==> flow/design.v <==
`timescale 1ns/10ps
module  CONV(
  input                      clk,
  input                      reset,
  output logic               busy,	
  input                      ready,	
  output logic        [13:0] iaddr,
  input               [7:0]  idata,	
  output logic               ioe,
  output logic               wen_L0,
  output logic               oe_L0,
  output logic        [13:0] addr_L0,
  output logic        [11:0] w_data_L0,
  input               [11:0] r_data_L0,
  output logic               wen_L1,
  output logic               oe_L1,
  output logic        [11:0] addr_L1,
  output logic        [11:0] w_data_L1,
  input               [11:0] r_data_L1,
  output logic               oe_weight,
  output logic        [15:0] addr_weight,
  input  logic signed [7:0]  r_data_weight,
  output logic               wen_L2,
  output logic        [3:0]  addr_L2,
  output logic        [31:0] w_data_L2
  );
  assign oe_L0 = 1'b0;
  localparam INITIAL0 = 0;
  localparam READ0    = 1;
  localparam EXECUTE0 = 2;
  localparam WRITE0   = 3;
  localparam DONE0    = 4;
  localparam EXECUTE1 = 0;
  localparam IDLE10   = 1;
  localparam WRITE1   = 2;
  localparam IDLE11   = 3;
  localparam DONE1    = 4;
  localparam INITIAL2 = 0;
  localparam IDLE20   = 1;
  localparam IDLE21   = 2;
  localparam READ2    = 3;
  localparam IDLE22   = 4;
  localparam IDLE23   = 5;
  localparam IDLE24   = 6;
  localparam IDLE25   = 7;
  localparam WRITE2   = 8;
  reg  [2:0]  layer0_cs;
  reg  [2:0]  layer0_ns;
  reg  [2:0]  layer1_cs;
  reg  [2:0]  layer1_ns;
  reg  [3:0]  layer2_cs;
  reg  [3:0]  layer2_ns;
  reg  [7:0]  column0_cnt;
  reg  [7:0]  column1_cnt;
  reg  [7:0]  row0_cnt;
  reg  [12:0] AfterFilter [0:8];
  reg  [7:0]  weight; 
  reg  [11:0] flatten;
  wire read0_done;
  wire read2_done;
  wire execute0_done;
  wire execute1_done;
  wire write0_done;
  wire write1_done;
  wire sr1_en;
  wire sr2_en;
  wire idle;
  assign read0_done = (iaddr==14'd130);
  assign read2_done = (addr_L1==4095);
  assign execute0_done = (iaddr==14'd133);
  assign execute1_done = (addr_L0==14'd129);
  assign write0_done = (addr_L0==16383);
  assign write1_done = (addr_L1==4095);
  assign sr1_en = (layer0_cs>=READ0);
  assign sr2_en = (layer1_cs>=EXECUTE1);
  assign idle = (column1_cnt>=126 && column1_cnt<255);
  always @(posedge clk, posedge reset) begin
    if (reset) layer0_cs <= INITIAL0;
    else       layer0_cs <= layer0_ns;
  end
  always @(*) begin
    layer0_ns=3'bx;
    case (layer0_cs)
      INITIAL0:
        begin
          if (ready)          layer0_ns=READ0;
          else                layer0_ns=INITIAL0;   
        end 
      READ0: 
        begin 
          if (read0_done)     layer0_ns=EXECUTE0;
          else                layer0_ns=READ0;     
        end 
      EXECUTE0: 
        begin 
          if (execute0_done)  layer0_ns=WRITE0;
          else                layer0_ns=EXECUTE0;  
        end  
      WRITE0: 
        begin 
          if (write0_done)    layer0_ns=DONE0;
          else                layer0_ns=WRITE0;    
        end
      DONE0:
        begin
                              layer0_ns=DONE0;     
        end
    endcase
  end
  always @(*) begin
    ioe=1;
    case (layer0_cs)
      INITIAL0:
        begin
        end
      READ0:
        begin
        end
      EXECUTE0:
        begin
        end
      WRITE0:
        begin
        end
      DONE0:
        begin
        end
    endcase
  end
  always @(posedge clk, posedge reset) begin
    if (reset) begin
      wen_L0<=0;
    end else begin
      if (layer0_ns==WRITE0) begin
        wen_L0<=1;
      end else begin
        wen_L0<=0;
      end
    end
  end
  always @(posedge clk, posedge reset) begin
    if (reset) layer1_cs <= EXECUTE1;
    else       layer1_cs <= layer1_ns;
  end
  always @(*) begin
    layer1_ns=2'bx;
    case (layer1_cs)
      EXECUTE1:
        begin
          if (execute1_done)  layer1_ns=IDLE10;
          else                layer1_ns=EXECUTE1;  
        end
      IDLE10:
        begin
                              layer1_ns=WRITE1;
        end
      WRITE1:
        begin
          if (write1_done)    layer1_ns=DONE1;
          else                layer1_ns=IDLE11;
        end
      IDLE11:
        begin
          if (idle)           layer1_ns=IDLE11;    
          else                layer1_ns=WRITE1;
        end
      DONE1:
        begin
                              layer1_ns=DONE1;     
        end
    endcase
  end
  always @(posedge clk, posedge reset) begin
    if (reset) begin
      wen_L1<=0;
    end else begin
      if (layer1_ns==WRITE1) begin
        wen_L1<=1;
      end else begin
        wen_L1<=0;
      end
    end
  end
  always @(posedge clk, posedge reset) begin
    if (reset) layer2_cs <= INITIAL2;
    else       layer2_cs <= layer2_ns;
  end
  always @(*) begin
    layer2_ns=4'bx;
    case (layer2_cs)
      INITIAL2:
        begin
          if (layer1_cs==DONE1) layer2_ns=IDLE20;
          else                  layer2_ns=INITIAL2;  
        end
      IDLE20:
        begin
                                layer2_ns=IDLE21; 
        end      
      IDLE21:      
        begin      
                                layer2_ns=READ2;   
        end
      READ2:
        begin
          if (read2_done)       layer2_ns=IDLE22;
          else                  layer2_ns=READ2;     
        end
      IDLE22:
        begin
                                layer2_ns=IDLE23;
        end
      IDLE23:
        begin
                                layer2_ns=IDLE24;   
        end
      IDLE24:
        begin
                                layer2_ns=IDLE25;   
        end
      IDLE25:  
        begin
                                layer2_ns=WRITE2;   
        end
      WRITE2:     
        begin      
                                layer2_ns=READ2;   
        end
    endcase
  end
  always @(*) begin
    wen_L2=0;
    oe_weight=1;
    oe_L1=0;
    case (layer2_cs)
      INITIAL2:
        begin
        end
      IDLE20:
        begin
          oe_L1=1;
        end
      IDLE21:
        begin
          oe_L1=1;
        end
      READ2:
        begin
          oe_L1=1;
        end
      IDLE22:
        begin
          oe_L1=1;
        end
      IDLE23:
        begin
          oe_L1=1;
        end
      IDLE24:
        begin
          oe_L1=1;
        end
      IDLE25:  
        begin
          oe_L1=1;
        end
      WRITE2: 
        begin
          wen_L2=1;
          oe_L1=1;
        end
    endcase
  end
  always @(posedge clk, posedge reset) begin
    if (reset) begin
      iaddr <= 0;
    end else begin
      iaddr <= iaddr+1;
    end
  end
  always @(posedge clk, posedge reset) begin
    if (reset) begin
      column0_cnt <= 0;
    end else begin
      if (layer0_cs>=EXECUTE0) begin
        if (column0_cnt!=127 && ioe) begin
          column0_cnt <= column0_cnt+1;
        end else if (column0_cnt==127 && ioe) begin
          column0_cnt <= 0;
        end
      end
    end
  end
  always @(posedge clk, posedge reset) begin
    if (reset) begin
      row0_cnt <= 0;
    end else begin
      if (layer0_cs>=EXECUTE0) begin
        if (column0_cnt!=127 && ioe) begin
          row0_cnt <= row0_cnt;
        end else if (column0_cnt==127 && ioe) begin
          row0_cnt <= row0_cnt+1;
        end
      end
    end
  end
  always @(posedge clk, posedge reset) begin
    if (reset) begin
      column1_cnt <= 0;
    end else begin
      if (layer1_cs>=WRITE1) begin
        if (column1_cnt!=255) begin
          column1_cnt <= column1_cnt+1;
        end else if (column1_cnt==255) begin
          column1_cnt <= 0;
        end
      end
    end
  end
  wire [7:0] p0;
  wire [7:0] p1;
  wire [7:0] p2;
  wire [7:0] p3;
  wire [7:0] p4;
  wire [7:0] p5;
  wire [7:0] p6;
  wire [7:0] p7;
  wire [7:0] p8;
  wire [8:0] p0_shf;
  wire [8:0] p5_shf;
  wire [8:0] p7_shf;
  wire [8:0] p8_shf;
  assign p0_shf = p0<<1;
  assign p5_shf = p5<<1;
  assign p7_shf = p7<<1;
  assign p8_shf = p8<<1;
  sr_8x259 sr1 (
    .clk(clk),
    .en(sr1_en),
    .sr_in(idata),
    .sr_tap1(p0),
    .sr_tap2(p1),
    .sr_tap3(p2),
    .sr_tap4(p3),
    .sr_tap5(p4),
    .sr_tap6(p5),
    .sr_tap7(p6),
    .sr_tap8(p7),
    .sr_tap9(p8)
  );
  always @(*) begin
    AfterFilter[0] =  - (p0_shf)       ;
    AfterFilter[1] =     0             ;
    AfterFilter[2] =     p2            ;
    AfterFilter[3] =     0             ;
    AfterFilter[4] =     p4            ;
    AfterFilter[5] =     p5_shf        ;
    AfterFilter[6] =     p6            ;
    AfterFilter[7] =     p7_shf        ;
    AfterFilter[8] =  -((p8_shf)+p8)   ;
    if (row0_cnt==0) begin
      AfterFilter[0] = 0;
      AfterFilter[1] = 0;
      AfterFilter[2] = 0;
    end
    if (column0_cnt==0) begin
      AfterFilter[0] = 0;
      AfterFilter[3] = 0;
      AfterFilter[6] = 0;
    end 
    if (column0_cnt==127) begin
      AfterFilter[2] = 0;
      AfterFilter[5] = 0;
      AfterFilter[8] = 0;
    end 
    if (row0_cnt==127) begin
      AfterFilter[6] = 0;
      AfterFilter[7] = 0;
      AfterFilter[8] = 0;
    end 
  end
  wire [12:0] add0_0;
  wire [12:0] add1_0;
  wire [12:0] add2_0;
  wire [12:0] add3_0;
  reg  [12:0] add0;
  reg  [12:0] add1;
  reg  [12:0] add2;
  reg  [12:0] add3;
  assign add0_0 = AfterFilter[0]+AfterFilter[2];
  assign add1_0 = AfterFilter[4]+AfterFilter[5];
  assign add2_0 = AfterFilter[6]+AfterFilter[7];
  assign add3_0 = AfterFilter[8];
  always @(posedge clk, posedge reset) begin
    if (reset) begin
      add0 <= 0; 
      add1 <= 0;
      add2 <= 0;
      add3 <= 0;
    end else begin
      add0 <= add0_0; 
      add1 <= add1_0;
      add2 <= add2_0;
      add3 <= add3_0;
    end
  end
  wire [12:0] add4_1;
  wire [12:0] add5_1;
  reg  [12:0] add4;
  reg  [12:0] add5;
  assign add4_1 = add0+add1;
  assign add5_1 = add2+add3;
  always @(posedge clk, posedge reset) begin
    if (reset) begin
      add4 <= 0;
      add5 <= 0;
    end else begin
      add4 <= add4_1;
      add5 <= add5_1;
    end
  end
  wire [12:0] add6_2;
  assign add6_2 = add4+add5;
  always @(posedge clk, posedge reset) begin
    if (reset) begin
      w_data_L0 <= 0;
    end else begin
      if (add6_2[12]) begin
        w_data_L0 <= 0;
      end else begin
        w_data_L0 <= add6_2;
      end
    end
  end
  always @(posedge clk, posedge reset) begin
    if (reset) begin
      addr_L0 <= 0;
    end else begin
      if (wen_L0) begin
        addr_L0 <= addr_L0+1;
      end
    end
  end
  wire [11:0] reg0;
  wire [11:0] reg1;
  sr_12x130 sr2 (
    .clk(clk),
    .en(sr2_en),
    .sr_in(w_data_L0),
    .sr_tap1(reg0),
    .sr_tap2(reg1)
  );
  reg [11:0] max_temp;
  always @(posedge clk, posedge reset) begin
    if (reset) begin
      max_temp <= 0;
    end else begin
      if (reg0>=reg1) begin
        max_temp <= reg0;
      end else begin
        max_temp <= reg1;
      end
    end
  end
  always @(posedge clk, posedge reset) begin
    if (reset) begin
      w_data_L1 <= 0;
    end else begin
      if (max_temp>= reg0 && max_temp>= reg1) begin
        w_data_L1 <= max_temp;
      end else if (reg0>= max_temp && reg0>= reg1) begin
        w_data_L1 <= reg0;
      end else begin
        w_data_L1 <= reg1;
      end
    end
  end
  always @(posedge clk, posedge reset) begin
    if (reset) begin
      addr_L1 <= 0;
    end else begin
      if (wen_L1||layer1_cs==DONE1) begin
        addr_L1 <= addr_L1+1;
      end
    end
  end
  always @(posedge clk, posedge reset) begin
    if (reset) begin
      addr_weight <= 0;
    end else begin
      if (layer1_cs==DONE1) begin
        addr_weight <= addr_weight+1;
      end
    end
  end
  always @(posedge clk, posedge reset) begin
    if (reset) begin
      weight <= 0;
      flatten <= 0;
    end else begin
      weight <= r_data_weight;
      flatten <= r_data_L1;
    end
  end
  wire [20:0] fc0;
  reg [20:0] fc;
  mul FC (
    .in1(weight),
    .in2({1'b0,flatten}),
    .out(fc0)
  );
  always @(posedge clk, posedge reset) begin
    if (reset) begin
      fc <= 0;
    end else begin
      fc <= fc0;
    end
  end
  reg  [31:0] fc_acc;
  wire [31:0] fc_sum0;
  wire [31:0] signed_fc;
  wire [31:0] signed_fc_acc;
  assign signed_fc = $signed(fc);
  assign signed_fc_acc = $signed(fc_acc);
  CLA32 cla (
    .a(signed_fc),
    .b(signed_fc_acc),
    .cin(1'b0),
    .out(fc_sum0)
  );
  always @(posedge clk, posedge reset) begin
    if (reset) begin
      fc_acc <= 0;
    end else begin 
      if (layer2_cs==IDLE24) begin
        fc_acc <= 0;
      end else begin
        if ((layer2_cs==READ2||layer2_cs==IDLE21||layer2_cs==IDLE22||layer2_cs==IDLE23||layer2_cs==IDLE25||layer2_cs==WRITE2) && addr_L1!=2) begin
          fc_acc <= fc_sum0;
        end
      end
    end
  end
  reg [31:0] fc_sum;
  always @(posedge clk, posedge reset) begin
    if (reset) begin
      fc_sum <= 0;
    end else begin
      fc_sum <= fc_sum0;
    end
  end
  reg [31:0] w_data_L2_reg;
  wire [15:0] fc_sum_shf;
  assign fc_sum_shf = fc_sum>>16;
  always @(*) begin
    if (fc_sum[31]==1) begin
      w_data_L2_reg = $signed(fc_sum_shf);
    end else begin
      w_data_L2_reg = fc_sum;
    end
  end
  always @(posedge clk, posedge reset) begin
    if (reset) begin
      w_data_L2 <= 0;
    end else begin
      if (layer2_cs==INITIAL2) begin
        w_data_L2 <= 0;
      end else begin
        w_data_L2 <= w_data_L2_reg;
      end
    end       
  end
  always @(posedge clk, posedge reset) begin
    if (reset) begin
      addr_L2 <= 0;
    end else begin
      if (wen_L2) begin
        addr_L2 <= addr_L2+1;
      end
    end
  end
  always @(posedge clk, posedge reset) begin
    if (reset) begin
      busy <= 0;
    end else begin
      case (addr_weight)
        40963: busy <= 1;
        40964: busy <= 0;
      endcase
    end
  end
endmodule
module CLA32 (
  input [31:0] a,
  input [31:0] b,
  input        cin,
  output [32:0] out
);
  wire cout0;
  wire cout1;
  wire cout2;
  CLA8 cla0 (.a(a[7:0]),   .b(b[7:0]),   .cin(cin),   .sum(out[7:0]),   .cout(cout0)   );
  CLA8 cla1 (.a(a[15:8]),  .b(b[15:8]),  .cin(cout0), .sum(out[15:8]),  .cout(cout1)   );
  CLA8 cla2 (.a(a[23:16]), .b(b[23:16]), .cin(cout1), .sum(out[23:16]), .cout(cout2)   );
  CLA8 cla3 (.a(a[31:24]), .b(b[31:24]), .cin(cout2), .sum(out[31:24]), .cout(out[32]) );
endmodule
module CLA8 (
  input [7:0] a,
  input [7:0] b,
  input       cin,
  output [7:0] sum,
  output       cout
);
  wire [7:0] p;
  wire [7:0] g;
  wire [6:0] c;  
  CLG clg8 (
    .cin(cin),
    .p(p),
    .g(g),
    .cout({cout, c[6:0]})
  );
  CLA_FA cla_fa0 (.a(a[0]), .b(b[0]), .cin(cin), .sum(sum[0]), .g(g[0]), .p(p[0]));
  genvar i;
  generate
  for (i=1;i<8;i=i+1) begin:cla_fa
    CLA_FA cla_fa (.a(a[i]), .b(b[i]), .cin(c[i-1]), .sum(sum[i]), .g(g[i]), .p(p[i]));
  end
  endgenerate
endmodule
module CLG (
  input cin,
  input [7:0] p,
  input [7:0] g,
  output [7:0] cout
);
  assign cout[0] = (cin & p[0])                                                  | (g[0])                                                                                                                                                                                                                                                                     ;
  assign cout[1] = (cin & p[0] & p[1])                                           | (g[0] & p[1])                                           | (g[1])                                                                                                                                                                                                           ;
  assign cout[2] = (cin & p[0] & p[1] & p[2])                                    | (g[0] & p[1] & p[2])                                    | (g[1] & p[2])                                    | (g[2])                                                                                                                                                        ;
  assign cout[3] = (cin & p[0] & p[1] & p[2] & p[3])                             | (g[0] & p[1] & p[2] & p[3])                             | (g[1] & p[2] & p[3])                             | (g[2] & p[3])                             | (g[3] )                                                                                                           ;
  assign cout[4] = (cin & p[0] & p[1] & p[2] & p[3] & p[4])                      | (g[0] & p[1] & p[2] & p[3] & p[4])                      | (g[1] & p[2] & p[3] & p[4])                      | (g[2] & p[3] & p[4])                      | (g[3] & p[4])                      | (g[4])                                                                       ;
  assign cout[5] = (cin & p[0] & p[1] & p[2] & p[3] & p[4] & p[5])               | (g[0] & p[1] & p[2] & p[3] & p[4] & p[5])               | (g[1] & p[2] & p[3] & p[4] & p[5])               | (g[2] & p[3] & p[4] & p[5])               | (g[3] & p[4] & p[5])               | (g[4] & p[5])               | (g[5])                                         ;
  assign cout[6] = (cin & p[0] & p[1] & p[2] & p[3] & p[4] & p[5] & p[6])        | (g[0] & p[1] & p[2] & p[3] & p[4] & p[5] & p[6])        | (g[1] & p[2] & p[3] & p[4] & p[5] & p[6])        | (g[2] & p[3] & p[4] & p[5] & p[6])        | (g[3] & p[4] & p[5] & p[6])        | (g[4] & p[5] & p[6])        | (g[5] & p[6])         | (g[6])                 ;
  assign cout[7] = (cin & p[0] & p[1] & p[2] & p[3] & p[4] & p[5] & p[6] & p[7]) | (g[0] & p[1] & p[2] & p[3] & p[4] & p[5] & p[6] & p[7]) | (g[1] & p[2] & p[3] & p[4] & p[5] & p[6] & p[7]) | (g[2] & p[3] & p[4] & p[5] & p[6] & p[7]) | (g[3] & p[4] & p[5] & p[6] & p[7]) | (g[4] & p[5] & p[6] & p[7]) | (g[5] & p[6] & p[7])  | (g[6] & p[7]) | (g[7]) ;
endmodule
module CLA_FA (  
  input a,
  input b,
  input cin,
  output sum,
  output p,
  output g
);
  assign sum = a^b^cin;
  assign p   = a|b;
  assign g   = a&b;
endmodule
module mul (
  input  [7:0]  in1,  
  input  [12:0] in2,  
  output reg [20:0] out  
);
  reg  [20:0] add0;
  reg  [18:0] add1;
  reg  [16:0] add2;
  reg  [14:0] add3;
  reg  [12:0] add4;
  reg  [10:0] add5;
  reg  [8:0]  add6;
  wire [8:0]  in1_shf;
  wire [9:0]  in1_x;   
  wire [9:0]  in1_x2;
  assign in1_shf = in1<<1;
  assign in1_x   = {{2{in1[7]}}, in1};
  assign in1_x2  = in1_x<<1;
  always @(*) begin
    add0=0;
    case ({in2[1:0],1'b0})
      3'b000, 3'b111 : add0 =  0; 
      3'b001, 3'b010 : add0 = $signed( in1     ); 
      3'b101, 3'b110 : add0 = $signed(-in1_x   ); 
      3'b011         : add0 = $signed( in1_shf ); 
      3'b100         : add0 = $signed(-in1_x2  ); 
    endcase
  end
  always @(*) begin
    add1=0;
    case (in2[3:1])
      3'b000, 3'b111 : add1 =  0; 
      3'b001, 3'b010 : add1 = $signed( in1     ); 
      3'b101, 3'b110 : add1 = $signed(-in1_x   ); 
      3'b011         : add1 = $signed( in1_shf ); 
      3'b100         : add1 = $signed(-in1_x2  ); 
    endcase
  end
  always @(*) begin
    add2=0;
    case (in2[5:3])
      3'b000, 3'b111 : add2 =  0; 
      3'b001, 3'b010 : add2 = $signed( in1     ); 
      3'b101, 3'b110 : add2 = $signed(-in1_x   ); 
      3'b011         : add2 = $signed( in1_shf ); 
      3'b100         : add2 = $signed(-in1_x2  ); 
    endcase
  end
  always @(*) begin
    add3=0;
    case (in2[7:5])
      3'b000, 3'b111 : add3 =  0; 
      3'b001, 3'b010 : add3 = $signed( in1     ); 
      3'b101, 3'b110 : add3 = $signed(-in1_x   ); 
      3'b011         : add3 = $signed( in1_shf ); 
      3'b100         : add3 = $signed(-in1_x2  ); 
    endcase
  end
  always @(*) begin
    add4=0;
    case (in2[9:7])
      3'b000, 3'b111 : add4 =  0; 
      3'b001, 3'b010 : add4 = $signed( in1     ); 
      3'b101, 3'b110 : add4 = $signed(-in1_x   ); 
      3'b011         : add4 = $signed( in1_shf ); 
      3'b100         : add4 = $signed(-in1_x2  ); 
    endcase
  end
  always @(*) begin
    add5=0;
    case (in2[11:9])
      3'b000, 3'b111 : add5 =  0; 
      3'b001, 3'b010 : add5 = $signed( in1     ); 
      3'b101, 3'b110 : add5 = $signed(-in1_x   ); 
      3'b011         : add5 = $signed( in1_shf ); 
      3'b100         : add5 = $signed(-in1_x2  ); 
    endcase
  end
  always @(*) begin
    add6=0;
    case ({in2[12],in2[12:11]})
      3'b000, 3'b111 : add6 =  0; 
      3'b001, 3'b010 : add6 = $signed( in1     ); 
      3'b101, 3'b110 : add6 = $signed(-in1_x   ); 
      3'b011         : add6 = $signed( in1_shf ); 
      3'b100         : add6 = $signed(-in1_x2  ); 
    endcase
  end
  wire [20:0] sum0;
  wire [20:0] carry0;
  wire [20:0] carry0_shf;
  assign carry0_shf = carry0<<1;
  adder21 adder21_0 (
    .a(add0),
    .b({add1,2'b0}),
    .cin({add2,4'b0}),
    .sum(sum0),
    .cout(carry0)
  );
  wire [20:0] sum1;
  wire [20:0] carry1;
  wire [20:0] carry1_shf;
  assign carry1_shf = carry1<<1;
  adder21 adder21_1 (
    .a({add3,6'b0}),
    .b({add4,8'b0}),
    .cin({add5,10'b0}),
    .sum(sum1),
    .cout(carry1)
  );
  wire [20:0] sum2;
  wire [20:0] carry2;
  wire [20:0] carry2_shf;
  assign carry2_shf = carry2<<1;
  adder21 adder21_2 (
    .a(sum0),
    .b(carry0_shf),
    .cin(sum1),
    .sum(sum2),
    .cout(carry2)
  );
  wire [20:0] sum3;
  wire [20:0] carry3;
  wire [20:0] carry3_shf;
  assign carry3_shf = carry3<<1;
  adder21 adder21_3 (
    .a(carry1_shf),
    .b(carry2_shf),
    .cin(sum2),
    .sum(sum3),
    .cout(carry3)
  );
  wire [20:0] sum4;
  wire [20:0] carry4;
  wire [20:0] carry4_shf;
  assign carry4_shf = carry4<<1;
  adder21 adder21_4 (
    .a(carry3_shf),
    .b(sum3),
    .cin({add6,12'b0}),
    .sum(sum4),
    .cout(carry4)
  );
  reg [11:0] out_temp0;  
  reg [10:0] out_temp1;
  reg [10:0] out_temp2;
  always @(*) begin
    out_temp0 = sum4[10:0]+carry4_shf[10:0]; 
  end
  always @(*) begin
    out_temp1 = sum4[20:11]+carry4_shf[20:11]+1;  
    out_temp2 = sum4[20:11]+carry4_shf[20:11];    
  end
  always @(*) begin
    if (out_temp0[11]) begin  
      out = {out_temp1, out_temp0[10:0]};
    end else begin            
      out = {out_temp2, out_temp0[10:0]};
    end
  end
endmodule
module adder21 (
  input [20:0] a,
  input [20:0] b,
  input [20:0] cin,
  output [20:0] sum,
  output [20:0] cout
);
  genvar i;
  generate
    for (i=0;i<21;i=i+1) begin:FA
      FA fa (.a(a[i]), .b(b[i]), .cin(cin[i]), .sum(sum[i]), .cout(cout[i]));
    end
  endgenerate
endmodule
module FA (
  input a, 
  input b,
  input cin,
  output sum, 
  output cout 
);
  wire c1, c2, s1;
  HA ha1(.a(a), .b(b), .cout(c1), .sum(s1));
  HA ha2(.a(s1), .b(cin), .cout(c2), .sum(sum));
  or (cout, c1, c2);
endmodule
module HA (
  input a, 
  input b,
  output sum, 
  output cout 
);
  xor (sum, a, b);
  and (cout, a, b);
endmodule
module sr_8x259 (
  input clk,
  input en,
  input  [7:0] sr_in,
  output [7:0] sr_tap1,
  output [7:0] sr_tap2,
  output [7:0] sr_tap3,
  output [7:0] sr_tap4,
  output [7:0] sr_tap5,
  output [7:0] sr_tap6,
  output [7:0] sr_tap7, 
  output [7:0] sr_tap8, 
  output [7:0] sr_tap9 
);
  reg [7:0] sr [0:258];
  integer i;
  always @(posedge clk) begin
    if (en) begin
      sr[258] <= sr_in;
      for (i=0;i<258;i=i+1) begin
        sr[i] <= sr[i+1];
      end
    end
  end
  assign sr_tap1 = sr[0];
  assign sr_tap2 = sr[1];
  assign sr_tap3 = sr[2];
  assign sr_tap4 = sr[128];
  assign sr_tap5 = sr[129];
  assign sr_tap6 = sr[130];
  assign sr_tap7 = sr[256];
  assign sr_tap8 = sr[257];
  assign sr_tap9 = sr[258];
endmodule
module sr_12x130 (
  input clk,
  input en,
  input  [11:0] sr_in,
  output [11:0] sr_tap1,
  output [11:0] sr_tap2
);
  reg [11:0] sr [0:129];
  integer i;
  always @(posedge clk) begin
    if (en) begin
      sr[129] <= sr_in;
      for (i=0;i<129;i=i+1) begin
        sr[i] <= sr[i+1];
      end
    end
  end
  assign sr_tap1 = sr[1];
  assign sr_tap2 = sr[129];
endmodule
From RTL to reports: CONV
The steps from the RTL of CONV to its reports follow in flow order.
Lines are those of the file above, counted from 1.
{ "inputs": {"top": "CONV", "clock_port": "clk", "lib": "sky130hd", "pvt_corner": "tt_025C_1v80"} }

Word level
Counts by Yosys on the flattened word-level netlist (proc, flatten, opt, wreduce). Print and check cells are left out.
Yosys's memory passes give these memory sizes; they may raise the number of words (mostly to a power of two), join words into wider ones and drop unused or constant bits.
{ "bits": {"regBits": 3968, "latch_bits": 0, "ram_bits": 0, "rom_bits": 32, "clocked_rd_ports_x_width": 0, "n_memories": 1, "in_bits": 43, "output_inout_bits": 124, "word_cells": 1334} }
{ "classes": {"add_sub_neg": 23, "multipliers": 0, "div_mod_pow": 0, "compare": 10, "equal": 69, "n_shift": 0, "muxes": 45, "n_logic": 724, "reduce_logical": 45} }
{ "memory_table": {"columns": ["memory", "size", "width", "read_ports", "wr", "line_no", "text"], "rows": [
  ["(name not given)", 16, 2, 1, 0, 235, "case (layer2_cs)"]
]} }
{ "op_table": {"columns": ["cell", "n"], "rows": [
  ["AND 1 bit", 296],
  ["bitwise OR 1 bit", 217],
  ["bitwise XOR 1 bit", 210],
  ["two-way mux 32 bit", 4],
  ["parallel mux 19 bit (select 5 bit)", 1],
  ["parallel mux 17 bit (select 5 bit)", 1],
  ["parallel mux 21 bit (select 4 bit)", 1],
  ["two-way mux 13 bit", 6],
  ["parallel mux 15 bit (select 5 bit)", 1],
  ["== test 3 bit (second input constant)", 22],
  ["adder 13 bit", 5],
  ["parallel mux 13 bit (select 5 bit)", 1],
  ["parallel mux 11 bit (select 5 bit)", 1],
  ["greater-or-equal comparator 12 bit", 4],
  ["== test 3 x 2 -> 1 bit (second input constant)", 16],
  ["two-way mux 12 bit", 4],
  ["two-way mux 8 bit", 6],
  ["== test 14 x 8 -> 1 bit (second input constant)", 3],
  ["== test 16 bit (second input constant)", 2],
  ["OR reduction 2 bit", 16],
  ["parallel mux 4 bit (select 8 bit)", 1],
  ["parallel mux 3 bit (select 5 bit)", 2],
  ["adder 14 x 1 -> 14 bit (second input constant)", 2],
  ["logical NOT 3 bit", 8],
  ["adder 8 x 1 -> 8 bit (second input constant)", 3],
  ["== test 3 x 1 -> 1 bit (second input constant)", 7],
  ["two-way mux 21 bit", 1],
  ["adder 10 bit", 2]
]} }
Not listed: further kinds 42, cells in them 73.

Depth
Longest topological path by Yosys (ltp), each cell counted once; first at word level (registers and memories cut), then after technology mapping (sequential cells cut; the memories' decode and read muxes count).
{ "depth": {"ltp_word": 64, "ABC_AREA": 0, "mapped_depth": 28, "depth_no_buf": 26} }

Synthesis result
The flow's flattened synthesis, as Yosys stat reports it; memories are mapped. The netlist is that of the ABC_AREA named above (0 if unset); the other value can give another one.
Totals and module areas in this step are rounded.
{ "by_type": {"columns": ["type", "n", "area_total_um2"], "rows": [
  ["sky130_fd_sc_hd__edfxtp_1", 3620, 1.09E+05],
  ["sky130_fd_sc_hd__dfrtp_1", 344, 8.61E+03],
  ["sky130_fd_sc_hd__ha_1", 227, 2.84E+03],
  ["sky130_fd_sc_hd__fa_1", 66, 1.32E+03],
  ["sky130_fd_sc_hd__xnor2_1", 150, 1313.76],
  ["sky130_fd_sc_hd__inv_1", 244, 915.878],
  ["sky130_fd_sc_hd__nor2_1", 177, 664.387],
  ["sky130_fd_sc_hd__nand2_1", 162, 608.083],
  ["sky130_fd_sc_hd__a21oi_1", 111, 555.533],
  ["sky130_fd_sc_hd__o21ai_0", 104, 520.499],
  ["sky130_fd_sc_hd__xor2_1", 53, 464.195],
  ["sky130_fd_sc_hd__mux2i_1", 44, 440.422],
  ["sky130_fd_sc_hd__and2_1", 47, 294.032],
  ["sky130_fd_sc_hd__a22o_1", 32, 280.269],
  ["sky130_fd_sc_hd__clkbuf_1", 67, 251.491],
  ["sky130_fd_sc_hd__a21o_1", 25, 187.68],
  ["sky130_fd_sc_hd__nand2b_1", 28, 175.168],
  ["sky130_fd_sc_hd__nor2b_1", 28, 175.168]
]} }
Not listed: further types 61, cells in them 327.
{ "synth_totals": {"cells": 5856, "yosys_area_um2": 130800, "sequential_area_um2": 117400, "ff_cells": 3966, "n_buf": 79} }
By module: a second synthesis without flattening, with its own total; a netlist apart from the flattened one above.
{ "unflattened": {"cells_unflattened": 6129, "area_unflattened_um2": 133100} }
Rows give one instance, submodules left out.
{ "modules": {"columns": ["mod", "instances", "cells", "mod_area_um2", "seq_area_um2"], "rows": [
  ["sr_8x259", 1, 2072, 62220, 62220],
  ["sr_12x130", 1, 1548, 46480, 46480],
  ["CONV", 1, 1399, 15850, 8661],
  ["mul", 1, 547, 3381, 0.0],
  ["HA", 210, 1, 12.5, 0.0],
  ["CLA_FA", 32, 6, 45.0, 0.0],
  ["FA", 105, 1, 6.3, 0.0],
  ["CLG", 4, 14, 112.6, 0.0],
  ["CLA32", 1, 0, 0.0, 0.0],
  ["CLA8", 4, 0, 0.0, 0.0],
  ["adder21", 5, 0, 0.0, 0.0]
]} }

Timing after synthesis
Source: OpenSTA report_checks on the synthesized netlist (no wires, ideal clock, input and output delay 20% of the period each), path of least setup slack; recovery checks are left aside. Register names are those of the netlist, which keeps one name where synthesis merged equal registers.
{ "synth_timing": {"path_type": "flip-flop to flip-flop", "from": "reg layer0_cs", "to": "reg sr1.sr[0][0]", "period_ns": 8.0, "setup_ns": 13.895, "launch_ns": 0.000, "arrival_ns": 34.147, "t_required_ns": -5.895, "path_slack_ns": -40.042, "delay_ns": 48.042, "path_stages": 3, "path_buffers": 0, "period_less_setup_slack_ns": 48.042} }
"delay_ns" is the arrival time less input delay plus setup time.
"path_stages" counts driving pins, that of a launching flip-flop among them; a cell with two outputs on the path counts twice.
"period_less_setup_slack_ns" is the clock period less the worst setup slack; recovery checks do not enter. This is arithmetic on one report: input and output delays are still those of the set period (20% each).
An end named without its bit number is one bit of that signal or, where synthesis recoded a state register, one of its new flip-flops.
Between the ends stands the longest chain of elaborated cells between them, by number of cells; it is not shown to be the way that was timed. Of several equally long chains one is given.
A line is the first line of the expression or statement that the cell stems from. Yosys adds cells for indexed reads and writes and turns some case tables into memories.
{ "synth_via": {"cell_sequence": "sky130_fd_sc_hd__dfrtp_1 sky130_fd_sc_hd__nor3_1 sky130_fd_sc_hd__nand2_1", "elab_chain_len": 1, "cells_between": 1, "cone_lines": 1, "classes_between": "compare: 1"} }
{ "synth_rtl": {"columns": ["item", "line_no", "text"], "rows": [
  ["start, declared", 47, "reg  [2:0]  layer0_cs;"],
  ["start, assigned", 78, "if (reset) layer0_cs <= INITIAL0;"],
  ["start, assigned", 79, "else       layer0_cs <= layer0_ns;"],
  ["greater-or-equal comparator 3 x 1 -> 1 bit", 74, "assign sr1_en = (layer0_cs>=READ0);"],
  ["end, assigned", 874, "sr[i] <= sr[i+1];"],
  ["end, declared", 868, "reg [7:0] sr [0:258];"]
]} }

Timing after layout
Path of least setup slack in the final report of flow run A (OpenROAD, finished layout, wires in). Where an end is a register, its clock arrival counts in the times.
{ "layout_timing": {"path_type": "flip-flop to flip-flop", "from": "reg weight[0]", "to": "reg fc[20]", "period_ns": 8.6, "setup_ns": 0.08, "launch_ns": 0.97, "arrival_ns": 6.92, "t_required_ns": 9.40, "path_slack_ns": 2.48, "path_stages": 27, "path_buffers": 1} }
Between the ends stands the longest chain of elaborated cells between them, by number of cells; it is not shown to be the way that was timed. Of several equally long chains one is given.
{ "layout_via": {"cell_sequence": "sky130_fd_sc_hd__dfrtp_1 sky130_fd_sc_hd__buf_4 sky130_fd_sc_hd__inv_4 sky130_fd_sc_hd__ha_4 sky130_fd_sc_hd__nand2_2 sky130_fd_sc_hd__or3_4 sky130_fd_sc_hd__nor2_4 sky130_fd_sc_hd__or2_4 sky130_fd_sc_hd__o22ai_1 sky130_fd_sc_hd__nand2_1 sky130_fd_sc_hd__and2_1 sky130_fd_sc_hd__inv_1 sky130_fd_sc_hd__fa_1 sky130_fd_sc_hd__inv_1 sky130_fd_sc_hd__fa_1 sky130_fd_sc_hd__fa_1 sky130_fd_sc_hd__inv_1 sky130_fd_sc_hd__fa_2 sky130_fd_sc_hd__ha_1 sky130_fd_sc_hd__nand2_1 sky130_fd_sc_hd__a211oi_1 sky130_fd_sc_hd__a311o_1 sky130_fd_sc_hd__a41o_1 sky130_fd_sc_hd__o41ai_4 sky130_fd_sc_hd__o21bai_1 sky130_fd_sc_hd__a21oi_1 sky130_fd_sc_hd__xor2_1", "elab_chain_len": 17, "cells_between": 357, "classes_between": "add/sub: 6; mux: 8; logic: 343"} }
{ "layout_rtl": {"columns": ["item", "line_no", "text"], "rows": [
  ["start, declared", 57, "reg  [7:0]  weight;"],
  ["start, assigned", 498, "weight <= 0;"],
  ["start, assigned", 501, "weight <= r_data_weight;"],
  ["negation 10 bit", 683, "3'b100         : add0 = $signed(-in1_x2  );"],
  ["parallel mux 21 bit (select 4 bit)", 678, "case ({in2[1:0],1'b0})"],
  ["bitwise XOR 1 bit", 851, "xor (sum, a, b);"],
  ["AND 1 bit", 852, "and (cout, a, b);"],
  ["bitwise OR 1 bit", 843, "or (cout, c1, c2);"],
  ["bitwise XOR 1 bit", 851, null],
  ["AND 1 bit", 852, null],
  ["[... 3 more ...]", null, null],
  ["bitwise OR 1 bit", 843, null],
  ["bitwise XOR 1 bit", 851, null],
  ["AND 1 bit", 852, null],
  ["bitwise OR 1 bit", 843, null],
  ["adder 10 bit", 808, "out_temp1 = sum4[20:11]+carry4_shf[20:11]+1;"],
  ["adder 10 x 1 -> 10 bit", 808, null],
  ["two-way mux 21 bit", 812, "if (out_temp0[11]) begin"],
  ["end, assigned", 514, "fc <= 0;"],
  ["end, assigned", 516, "fc <= fc0;"],
  ["end, declared", 506, "reg [20:0] fc;"]
]} }

Wiki page: CONV / flow data

Below are 5 stored runs of the flow (Yosys, OpenROAD; platform sky130hd) on CONV, each with its settings and what was measured, unordered. Constraints: input delay and output delay 20% of the set period each, output load 0.01 pF.
"period_less_ws_ns": clock period set for the run, less the worst setup slack. It is reckoned from that one timing run; input and output delays stay at 20% of the period that was set.
"timing.worst_path_ns" = time allowed to the worst setup path (clock period - input delay - output delay, where it has them) - its slack; a late launch clock adds to it, a late capture clock takes from it.
"final_power_mw" is the tool's figure for a default switching activity; nothing was simulated.
Results are given in rounded form.
[
  {
    "run": "flow run A",
    "settings": { "CAP_MARGIN": 25, "CORE_UTILIZATION": 59, "CTS_CLUSTER_SIZE": 93, "GPL_ROUTABILITY_DRIVEN": 1, "MIN_ROUTING_LAYER": "met1", "PLACE_DENSITY_LB_ADDON": 0.18, "SETUP_SLACK_MARGIN": 2.17, "SLEW_MARGIN": 30, "TNS_END_PERCENT": 70, "period_ns": 8.6, "CORE_MARGIN": 2 },
    "results": { "yosys.chip_area_um2": 130800, "dieArea_um2": 225400, "final_stdcell_area_um2": 149000, "util_pct": 67.8, "setup_worst_slack_ns": 2.480, "tns_setup_ns": 0.000, "hold_worst_slack_ns": 0.354, "final_power_mw": 39.57, "period_less_ws_ns": 6.120, "timing.worst_path_ns": 6.12, "worst_path_kind": "flip-flop to flip-flop" }
  },
  {
    "run": "flow run B",
    "settings": { "CELL_PAD_IN_SITES_DETAIL_PLACEMENT": 2, "CORE_MARGIN": 7, "CORE_UTILIZATION": 69, "GPL_TIMING_DRIVEN": 0, "PLACE_DENSITY": 0.87, "period_ns": 8.0, "CAP_MARGIN": 20, "SLEW_MARGIN": 20 },
    "outcome": "no final report: placement broke off with a tool error"
  },
  {
    "run": "flow run C",
    "settings": { "CELL_PAD_IN_SITES_DETAIL_PLACEMENT": 2, "CELL_PAD_IN_SITES_GLOBAL_PLACEMENT": 2, "CORE_MARGIN": 7, "CORE_UTILIZATION": 69, "GPL_TIMING_DRIVEN": 0, "MIN_ROUTING_LAYER": "met2", "PLACE_DENSITY": 0.87, "period_ns": 8.0, "CAP_MARGIN": 20, "SLEW_MARGIN": 20 },
    "outcome": "no final report: placement broke off with a tool error"
  },
  {
    "run": "flow run D",
    "settings": { "CORE_UTILIZATION": 50, "period_ns": 7.24, "CAP_MARGIN": 20, "CORE_MARGIN": 2, "SLEW_MARGIN": 20 },
    "results": { "yosys.chip_area_um2": 130800, "dieArea_um2": 265700, "final_stdcell_area_um2": 149800, "util_pct": 57.6, "setup_worst_slack_ns": 0.547, "tns_setup_ns": 0.000, "hold_worst_slack_ns": 0.388, "final_power_mw": 47.30, "period_less_ws_ns": 6.693, "timing.worst_path_ns": 6.69, "worst_path_kind": "flip-flop to flip-flop" }
  },
  {
    "run": "flow run E",
    "settings": { "CORE_UTILIZATION": 65, "period_ns": 7.24, "CAP_MARGIN": 20, "CORE_MARGIN": 2, "SLEW_MARGIN": 20 },
    "results": { "yosys.chip_area_um2": 130800, "dieArea_um2": 204800, "final_stdcell_area_um2": 148600, "util_pct": 74.4, "setup_worst_slack_ns": 0.657, "tns_setup_ns": 0.000, "hold_worst_slack_ns": 0.358, "final_power_mw": 47.52, "period_less_ws_ns": 6.583, "timing.worst_path_ns": 6.58, "worst_path_kind": "flip-flop to flip-flop" }
  }
]
